==> flow/design.v <==
`timescale 1ns/1ns
module adder_1(input[11:0] a ,output[11:0] out);
	wire[11:0] b = 12'b000000000001;
	assign out = a + b;
endmodule
module adder(input[11:0] a , b , output[11:0] out);
	assign out = a + b ;
endmodule
`timescale 1ns/1ns
module alu(input[2:0] fun , input[7:0] a,b ,input cin , output logic[7:0] out , output logic zero,cout);
	always @(fun,a,b,cin)begin
    cout = 1'b0;
    case(fun)
      3'b000 : {cout,out} = a + b ;
      3'b001 : {cout,out} = a + b + cin;
      3'b010 : {cout,out} = a - b;
		  3'b011 : {cout,out} = a - b + cin;
		  3'b100 : out = a & b;
		  3'b101 : out = a | b;
		  3'b110 : out = a ^ b;
		  3'b111 : out = ~(a & b);
    endcase
	end
  assign zero = (out == 8'b0) ? 1 : 0;
endmodule
module controller(input[5:0] code,input ze,c,rst,output reg pop,push,memorywrite,memoryread,writeReg,selRR2,selALU2,selpc,ldz,ldc,selz,selc,output reg [1:0] selWD,selRet,output reg [2:0]ALUfn);
  always @(ze,c,code,rst)begin
    pop <= 1'b0;
    push <= 1'b0;
    memorywrite <= 1'b0;
    memoryread <= 1'b0;
    writeReg<= 1'b0;
    selRR2<= 1'b0;
    selALU2<= 1'b0;
    selRet<= 2'b00;
    selpc<= 1'b0;
    ldz<= 1'b0;
    ldc<= 1'b0;
    selz <= 1'b0;
    selc <= 1'b0;
    selWD<= 2'b00;
    ALUfn <= 3'b000;
    if (~rst)begin
    if (code[5:4] == 2'b00) begin
      ALUfn <= code[3:1];
      ldz <= 1'b1;
      ldc <= 1'b1;
      selALU2 <= 1'b1;
      writeReg <= 1'b1;
    end
    if (code [5:4] == 2'b01) begin
      ALUfn <= code[3:1];
      ldz <= 1'b1;
      ldc <= 1'b1;
      writeReg <= 1'b1;
    end
    if (code[5:3] == 3'b110) begin
      selz <= 1'b1;
      selc <= 1'b1;
      ldz <= 1'b1;
      ldc <= 1'b1;
      selWD <= 2'b10;
      writeReg <= 1'b1;
    end
    if (code[5:3] == 3'b100) begin
      selRR2 <= 1'b1;
      ALUfn <= 3'b000;
      if (code [2:1] == 2'b00) begin
        memoryread <= 1'b1;
        selWD<= 2'b01;
        writeReg <= 1'b1;
      end
      if (code [2:1] == 2'b01)begin
        memorywrite<= 1'b1;
      end
    end
    if (code[5:3] == 3'b101) begin
      case(code[2:1])
        2'b00 : selpc <= ze?1:0;
        2'b01 : selpc <= ze?0:1;
        2'b10 : selpc <= c?1:0;
        2'b11 : selpc <= c?0:1;
      endcase
    end
    if (code[5:2] == 4'b1110)begin
      selRet <= 2'b10;
      selpc <= 1'b1;
      if (code[1] == 1'b1)
        push <= 1'b1;
    end
    if (code[5:0] == 6'b111100) begin
      pop <= 1'b1;
      selRet <=2'b01;
    end
    end
  end
endmodule
`timescale 1ns / 1ns
module signExtender(extend, extended );
	input[7:0] extend;
	output[11:0] extended;
	assign extended[7:0] = extend[7:0];
	assign extended[11:8] = {4{extend[7]}};
endmodule
module ff(input in,ld,clk,rst,output logic out);
  always@(posedge clk,posedge rst) begin
    if(rst)
      out <= 1'b0;
    else if(ld)
      out <= in;
  end
endmodule
`timescale 1ns/1ns
module mux2_12(input[11:0] a , b ,input sel , output[11:0] out);
	assign out = (sel) ? b : a ;
endmodule
module mux2_8(input[7:0] a , b , input sel , output[7:0] out);
	assign out = (sel) ? b : a ;
endmodule
module mux2_3(input[2:0] a , b , input sel , output[2:0] out);
	assign out = (sel) ? b : a ;
endmodule
module mux2_1(input a , b , input sel , output out);
	assign out = (sel) ? b : a ;
endmodule
module mux3(input[7:0] a , b , c,input[1:0] sel,output[7:0] out);
  assign out = (sel == 2'b00)?a:(sel == 2'b01)? b:c;
endmodule
module mux3_12(input[11:0] a , b , c,input[1:0] sel,output[11:0] out);
  assign out = (sel == 2'b00)?a:(sel == 2'b01)? b:c;
endmodule
module pc(input[11:0] in,input clk,rst,output logic[11:0] pc);
  always@(posedge clk,posedge rst)begin
    if (rst)
      pc <= 12'b0;
    else
      pc <= in;
  end
endmodule
module registerFile(input[2:0] RR1,RR2,WR,input[7:0] WD,input W,clk,rst,output logic [7:0] RD1,RD2);
  logic[7:0][7:0] registers;
  assign RD1 = registers[RR1];
  assign RD2 = registers[RR2];
  always @(posedge clk,posedge rst)begin
    if (rst)
      registers <= '0;
    else if (W)
      registers[WR] <= WD;
  end
endmodule
`timescale 1ns/1ns
module shiftReg(input[7:0] Data,input[2:0]sc,input[1:0]fn,output logic[7:0] out,output logic c,z);
  logic [15:0] rotl, rotr;
  assign rotl = {Data, Data} << sc;
  assign rotr = {Data, Data} >> sc;
  always@(*)begin
    c = 1'b0;
    case (fn)
      2'b00 : begin
        out = Data << sc;
        if (sc != 3'd0) c = Data[3'd0 - sc];
      end
      2'b01 : begin
        out = Data >> sc;
        if (sc != 3'd0) c = Data[sc - 3'd1];
      end
      2'b10 : out = rotl[15:8];
      default : out = rotr[7:0];
    endcase
  end
  assign z = out?0:1;
endmodule
module stack(input[11:0] in,input push,pop,clk,rst,output logic[11:0] out);
  logic[7:0][11:0] memory;
  assign out = memory[0];
  always@(posedge clk,posedge rst)begin
    if (rst)
      memory <= '0;
    else begin
      if(pop)begin
        for (int i=1; i<8; i++)begin
          memory[i-1] <= memory[i];
        end
        memory[7] <= 12'b0;
      end
      else if (push)begin
        for (int i=0; i<7; i++)begin
          memory[7-i] <= memory[6-i];
        end
        memory[0] <= in;
      end
    end
  end
endmodule
module datapath(input pop,push,memorywrite,memoryread,writeReg,selRR2,selALU2,selpc,ldz,ldc,selz,selc,input [1:0] selWD,selRet,input  [2:0]ALUfn,input clk,rst, output ze,c,output [5:0] code,
                output [11:0] imem_addr, input [18:0] imem_data, output [7:0] dmem_addr, dmem_wdata, input [7:0] dmem_rdata);
  wire [11:0] pc_1 , ret;
  stack Stack(pc_1,push,pop,clk,rst,ret);
  wire[11:0] f_pc,next_pc;
  wire [18:0] ins;
  mux3_12 pc_ret(f_pc , ret , ins[11:0] , selRet ,next_pc);
  wire[11:0] pc;
  pc PC(next_pc ,clk,rst,pc);
  assign imem_addr = pc;
  assign ins = imem_data;
  wire [11:0]extended;
  signExtender Ex(ins[7:0], extended );
  adder_1 In(pc ,pc_1);
  wire[11:0] apc;
  adder Add(pc_1 , extended , apc);
  mux2_12 pc1_apc(pc_1 , apc , selpc , f_pc);
  wire [2:0] RR2;
  mux2_3 sel_RR2(ins[7:5] , ins[13:11] , selRR2, RR2);
  wire [7:0] Out,RD,ALUOut,WD;
  mux3 sel_WD( ALUOut,RD,Out, selWD,WD);
  wire[7:0] RD1,RD2;
  registerFile RF(ins[10:8],RR2,ins[13:11],WD,writeReg,clk,rst,RD1,RD2);
  wire[7:0] ALU2;
  mux2_8 sel_ALU2(ins[7:0] , RD2, selALU2,ALU2);
  wire zero,carry;
  alu Alu(ALUfn ,RD1,ALU2 ,c ,ALUOut ,zero,carry);
  wire shc,shz;
  shiftReg Shr(RD1,ins[7:5],ins[15:14],Out,shc,shz);
  wire ff1;
  mux2_1 sel_z(zero,shz,selz , ff1);
  ff ff_z(ff1,ldz,clk,rst,ze);
  wire ff2;
  mux2_1 sel_c(carry,shc,selc , ff2);
  ff ff_c(ff2,ldc,clk,rst,c);
  assign dmem_addr = ALUOut;
  assign dmem_wdata = RD2;
  assign RD = dmem_rdata;
  assign code = ins[18:13];
endmodule
`timescale 1ns/1ns
module CPU(input clk,rst,
           output [11:0] imem_addr, input [18:0] imem_data,
           output [7:0] dmem_addr, dmem_wdata, output dmem_we, dmem_re, input [7:0] dmem_rdata);
  wire pop,push,memorywrite,memoryread,writeReg,selRR2,selALU2,selpc,ldz,ldc,selz,selc;
  wire[1:0] selWD,selRet;
  wire[2:0] ALUfn;
  wire ze,c;
  wire[5:0] code;
  datapath dp(pop,push,memorywrite,memoryread,writeReg,selRR2,selALU2,selpc,ldz,ldc,selz,selc,selWD,selRet,ALUfn,clk,rst, ze,c,code,
              imem_addr, imem_data, dmem_addr, dmem_wdata, dmem_rdata);
  controller cl( code, ze,c,rst, pop,push,memorywrite,memoryread,writeReg,selRR2,selALU2,selpc,ldz,ldc,selz,selc,selWD,selRet,ALUfn);
  assign dmem_we = memorywrite;
  assign dmem_re = memoryread;
endmodule
[Reports on CPU]
What the tools print for CPU, step after step.
Line numbers count from 1 in the design file above.
Library cell names are shortened.
The mark - stands for no value.
Design
  top module: CPU
  clock port: clk
  standard-cell library: sky130hd
  timing corner: tt_025C_1v80

[Elaborated design]
Counts by Yosys on the flattened word-level netlist (proc, flatten, opt, wreduce; memories kept). Register bits leave out memories and registers merged into their read ports (data or address). Print and check cells are left out. Cells with the same type and inputs are merged into one.
Operators by class
  add/sub/neg operators: 9
  div/mod/pow operators: 0
  muxes and demuxes: 75
  reductions and logical operators: 10
  bitwise logic cells: 7
  multiply operators: 0
  equality and inequality tests: 18
  magnitude comparators: 0
  shifts and indexed selects: 10
Operators by type and width (number)
  12-bit 2-to-1 mux: 19
  64-bit by 7-bit indexed select with 8-bit output: 2
  64-bit bitwise AND: 1
  64-bit OR: 1
  64-bit inverter: 1
  8-bit by 33-bit variable shift with 64-bit output: 1
  8-bit by 33-bit variable shift with 64-bit output with constant A: 1
  8-bit parallel mux with 8-bit select: 1
  1-bit 2-to-1 mux: 36
  6-bit negation with 33-bit output: 1
  8-bit parallel mux with 3-bit select: 1
  8-bit 2-to-1 mux: 3
  3-bit == test with constant B: 7
  9-bit by 1-bit adder with 9-bit output: 2
  16-bit by 3-bit left shift with 16-bit output: 1
  16-bit by 3-bit >> shifter with 8-bit output: 1
  8-bit by 3-bit indexed select with 1-bit output: 2
  3-bit 2-to-1 mux: 5
  2-bit 2-to-1 mux: 7
  12-bit by 1-bit adder with 12-bit output with constant B: 1
  12-bit adder: 1
  8-bit by 8-bit adder with 9-bit output: 1
  8-bit by 8-bit subtractor with 9-bit output: 1
  2-bit by 1-bit == test with 1-bit output with constant B: 4
  2-bit zero test: 4
  8-bit by 3-bit left shift with 8-bit output: 1
  8-bit by 3-bit >> shifter with 8-bit output: 1
  8-bit bitwise AND: 1
Not listed: further kinds 19, cells in them 21.
Bit counts
  register bits: 174
  bits in latches: 0
  clocked read ports x word width: 0
  bits in writable memories: 0
  memory bits (read-only): 0
  memories kept: 0
  bits of input ports: 29

[Longest topological paths]
Longest topological path by Yosys (ltp), each cell counted once; first at word level (registers and memories cut), then after technology mapping (sequential cells cut; the memories' decode and read muxes count).
Depth
  word-level depth: 12
  ABC_AREA: 1
  gate-level depth with buffers: 35

[Synthesis result]
The flow's flattened synthesis, as Yosys stat reports it; memories are mapped. The netlist is that of the ABC_AREA named above (0 if unset); the other value can give another one.
Cells by type
  dfrtp_1: number 174, total area 4.35E+03 µm²
  nand2_1: number 355, total area 1.33E+03 µm²
  nand3_1: number 170, total area 850.816 µm²
  inv_1: number 209, total area 784.502 µm²
  o22ai_1: number 102, total area 638.112 µm²
  ha_1: number 50, total area 625.6 µm²
  a21oi_1: number 123, total area 615.59 µm²
  o21ai_0: number 114, total area 570.547 µm²
  nor2_1: number 103, total area 386.621 µm²
  or2_2: number 34, total area 212.704 µm²
  o211ai_1: number 24, total area 180.173 µm²
  o21ai_1: number 35, total area 175.168 µm²
  xor2_1: number 20, total area 175.168 µm²
  buf_2: number 31, total area 155.149 µm²
  nand2_2: number 23, total area 143.888 µm²
  nand4_1: number 22, total area 137.632 µm²
  o21ai_2: number 14, total area 122.618 µm²
  buf_6: number 10, total area 112.608 µm²
Not listed: further types 37, cells in them 156.
Synthesis totals
  flip-flop cells: 174
  buffer cells: 81
  standard cells after synthesis: 1769
  sequential part of the area: 4354.2 µm²
  synthesis area: 12662.1 µm²

[Worst setup path after synthesis]
OpenSTA on the mapped netlist: ideal clock, no wires. The path of least setup slack (recovery checks aside). Input and output delay are each 20% of the period. Register names are those of the netlist, which keeps one name where synthesis merged equal registers.
Path post-synthesis
  path kind: in2out
  start: in rst
  end: out dmem_addr[6]
  clock period: 7.5 ns
  data arrival time: 6.342 ns
  stages on the path: 10
  delay of the path: 4.842 ns
  slack: -0.342 ns
  output delay: 1.500 ns
  time at the first pin: 1.500 ns
  data required time: 6.000 ns
  path buffers: 0
  synthesis period reached: 7.842 ns
"delay of the path" = arrival - input delay + setup time.
At an output port there is no setup time.
"stages on the path" counts driving pins, that of a launching flip-flop among them; a cell with two outputs on the path counts twice.
"synthesis period reached" = period - worst setup slack (recovery checks aside). The figure is calculated, with input and output delays left at 20% of the set period.
The rows between start and end are the longest chain of elaborated cells between them; the timing report does not say that the signal goes this way. Where chains are equally long, one stands for them.
Each line given opens the expression or statement behind the cell; cells for indexed reads and writes are added by Yosys, which also makes memories of some case tables.
Between the ends, post-synthesis
  cell sequence: inv_1 -> nand2_2 -> nor2_2 -> nand2_1 -> o21ai_0 -> nor4_1 -> o21ai_0 -> nand3b_1 -> nand2_1 -> inv_1
  length of the longest elaborated chain: 7
  elaborated cells between the ends (all ways): 23
  those cells by class: add/sub (4); eq/ne (7); shift (1); mux (6); logic (4); reduce/logical (1)
RTL lines, path post-synthesis
  from (decl): RTL line 236  | module CPU(input clk,rst,
  1-bit 2-to-1 mux: RTL line 43  | if (~rst)begin
  3-bit 2-to-1 mux: RTL line 121  | assign out = (sel) ? b : a ;
  64-bit by 7-bit indexed select with 8-bit output: RTL line 143  | assign RD2 = registers[RR2];
  8-bit 2-to-1 mux: RTL line 118  | assign out = (sel) ? b : a ;
  8-bit by 8-bit subtractor with 9-bit output: RTL line 17  | 3'b011 : {cout,out} = a - b + cin;
  9-bit by 1-bit adder with 9-bit output: RTL line 17
  8-bit parallel mux with 8-bit select: RTL line 13  | case(fun)
  to (decl): RTL line 238  | output [7:0] dmem_addr, dmem_wdata, output dmem_we, dmem_re, input [7:0] dmem_rdata);

[Timing after layout]
Path of least setup slack in the final report of flow run A (OpenROAD, finished layout, wires in). Where an end is a register, its clock arrival counts in the times.
Path after layout
  path kind: in2out
  start: in imem_data[6]
  end: out dmem_addr[6]
  data arrival time: 4.88 ns
  slack: 0.03 ns
  output delay: 1.23 ns
  clock period: 6.14 ns
  data required time: 4.91 ns
  stages on the path: 22
  time at the first pin: 1.23 ns
  path buffers: 3
The rows between start and end are the longest chain of elaborated cells between them; the timing report does not say that the signal goes this way. Where chains are equally long, one stands for them.
Between the ends, after layout
  cell sequence: clkdlybuf4s50_1 -> nand2_2 -> o21ai_4 -> buf_6 -> nand2_1 -> a21oi_2 -> o32ai_2 -> nand2_1 -> o21ai_2 -> ha_2 -> inv_2 -> fa_2 -> ha_4 -> nand4_1 -> nor2_2 -> inv_1 -> o21ai_1 -> nand3_1 -> nand3b_1 -> nand2_1 -> inv_1 -> buf_2
  length of the longest elaborated chain: 6
  elaborated cells between the ends (all ways): 12
  those cells by class: add/sub (4); shift (1); mux (3); logic (4)
RTL lines, path after layout
  from (decl): RTL line 237  | output [11:0] imem_addr, input [18:0] imem_data,
  3-bit 2-to-1 mux: RTL line 121  | assign out = (sel) ? b : a ;
  64-bit by 7-bit indexed select with 8-bit output: RTL line 143  | assign RD2 = registers[RR2];
  8-bit 2-to-1 mux: RTL line 118  | assign out = (sel) ? b : a ;
  8-bit by 8-bit subtractor with 9-bit output: RTL line 17  | 3'b011 : {cout,out} = a - b + cin;
  9-bit by 1-bit adder with 9-bit output: RTL line 17
  8-bit parallel mux with 8-bit select: RTL line 13  | case(fun)
  to (decl): RTL line 238  | output [7:0] dmem_addr, dmem_wdata, output dmem_we, dmem_re, input [7:0] dmem_rdata);

# Flow runs of CPU

Top module CPU; platform sky130hd; tools Yosys and OpenROAD; 4 stored runs in no particular order. Input and output delays are each 20% of the period that was set; the output load is 0.01 pF.
"achieved clock period (ns)" is the run's clock period less its worst setup slack. It is reckoned from that one timing run; input and output delays stay at 20% of the period that was set.
"worst setup path time (ns)" is the time allowed to the run's worst setup path (the clock period less input and output delay, where it has them) less its slack. Clock arrival times count: a late capture clock shortens it, a late launch clock lengthens it.
"finish__power__total" is the tool's figure for a default switching activity; nothing was simulated.

settings of flow run A
{
  "ABC_AREA": 1,
  "CAP_MARGIN": 25,
  "CORE_ASPECT_RATIO": 0.78,
  "CORE_MARGIN": 8,
  "CORE_UTILIZATION": 65,
  "CTS_CLUSTER_SIZE": 69,
  "MAX_ROUTING_LAYER": "met4",
  "PLACE_DENSITY_LB_ADDON": 0.22,
  "TNS_END_PERCENT": 10,
  "period_ns": 6.14,
  "SLEW_MARGIN": 20
}
report of flow run A
yosys chip area after synthesis (um^2): 12662.1
finish__design__die__area: 24237.0
finish__design__instance__area__stdcell: 15607.5
finish__design__instance__utilization: 0.8105
finish__timing__setup__ws: 0.028
finish__timing__setup__tns: 0.000
finish__timing__hold__ws: 0.482
finish__power__total: 5.570e-03
achieved clock period (ns): 6.112
worst setup path time (ns): 3.66
worst setup path kind: in2out

settings of flow run B
{
  "CAP_MARGIN": 10,
  "CELL_PAD_IN_SITES_DETAIL_PLACEMENT": 0,
  "CELL_PAD_IN_SITES_GLOBAL_PLACEMENT": 3,
  "CORE_ASPECT_RATIO": 0.63,
  "CORE_UTILIZATION": 31,
  "CTS_CLUSTER_DIAMETER": 240,
  "CTS_CLUSTER_SIZE": 29,
  "GPL_ROUTABILITY_DRIVEN": 0,
  "GPL_TIMING_DRIVEN": 1,
  "HOLD_SLACK_MARGIN": 0.09,
  "MAX_ROUTING_LAYER": "met4",
  "MIN_ROUTING_LAYER": "met2",
  "SETUP_SLACK_MARGIN": 0.88,
  "SLEW_MARGIN": 20,
  "TNS_END_PERCENT": 35,
  "period_ns": 5.66,
  "CORE_MARGIN": 2
}
report of flow run B
yosys chip area after synthesis (um^2): 12866.1
finish__design__die__area: 43193.0
finish__design__instance__area__stdcell: 17725.8
finish__design__instance__utilization: 0.4311
finish__timing__setup__ws: -0.971
finish__timing__setup__tns: -7.048
finish__timing__hold__ws: 0.483
finish__power__total: 8.167e-03
achieved clock period (ns): 6.631
worst setup path time (ns): 4.37
worst setup path kind: in2out

settings of flow run C
{
  "CORE_MARGIN": 6,
  "CORE_UTILIZATION": 21,
  "GPL_TIMING_DRIVEN": 0,
  "PLACE_DENSITY_LB_ADDON": 0.12,
  "TNS_END_PERCENT": 50,
  "period_ns": 8.47,
  "CAP_MARGIN": 20,
  "SLEW_MARGIN": 20
}
report of flow run C
yosys chip area after synthesis (um^2): 12866.1
finish__design__die__area: 67350.6
finish__design__instance__area__stdcell: 16084.2
finish__design__instance__utilization: 0.2660
finish__timing__setup__ws: 0.111
finish__timing__setup__tns: 0.000
finish__timing__hold__ws: 0.474
finish__power__total: 4.607e-03
achieved clock period (ns): 8.359
worst setup path time (ns): 4.97
worst setup path kind: in2out

settings of flow run D
{
  "CAP_MARGIN": 35,
  "CELL_PAD_IN_SITES_DETAIL_PLACEMENT": 1,
  "CORE_ASPECT_RATIO": 0.53,
  "CORE_MARGIN": 5,
  "CORE_UTILIZATION": 58,
  "CTS_CLUSTER_DIAMETER": 138,
  "CTS_CLUSTER_SIZE": 72,
  "GPL_ROUTABILITY_DRIVEN": 0,
  "HOLD_SLACK_MARGIN": 0.03,
  "MAX_ROUTING_LAYER": "met4",
  "MIN_ROUTING_LAYER": "met1",
  "period_ns": 9.79,
  "SLEW_MARGIN": 20
}
report of flow run D
yosys chip area after synthesis (um^2): 12866.1
finish__design__die__area: 25413.3
finish__design__instance__area__stdcell: 14448.9
finish__design__instance__utilization: 0.6669
finish__timing__setup__ws: 0.171
finish__timing__setup__tns: 0.000
finish__timing__hold__ws: 0.505
finish__power__total: 3.888e-03
achieved clock period (ns): 9.619
worst setup path time (ns): 5.70
worst setup path kind: in2out
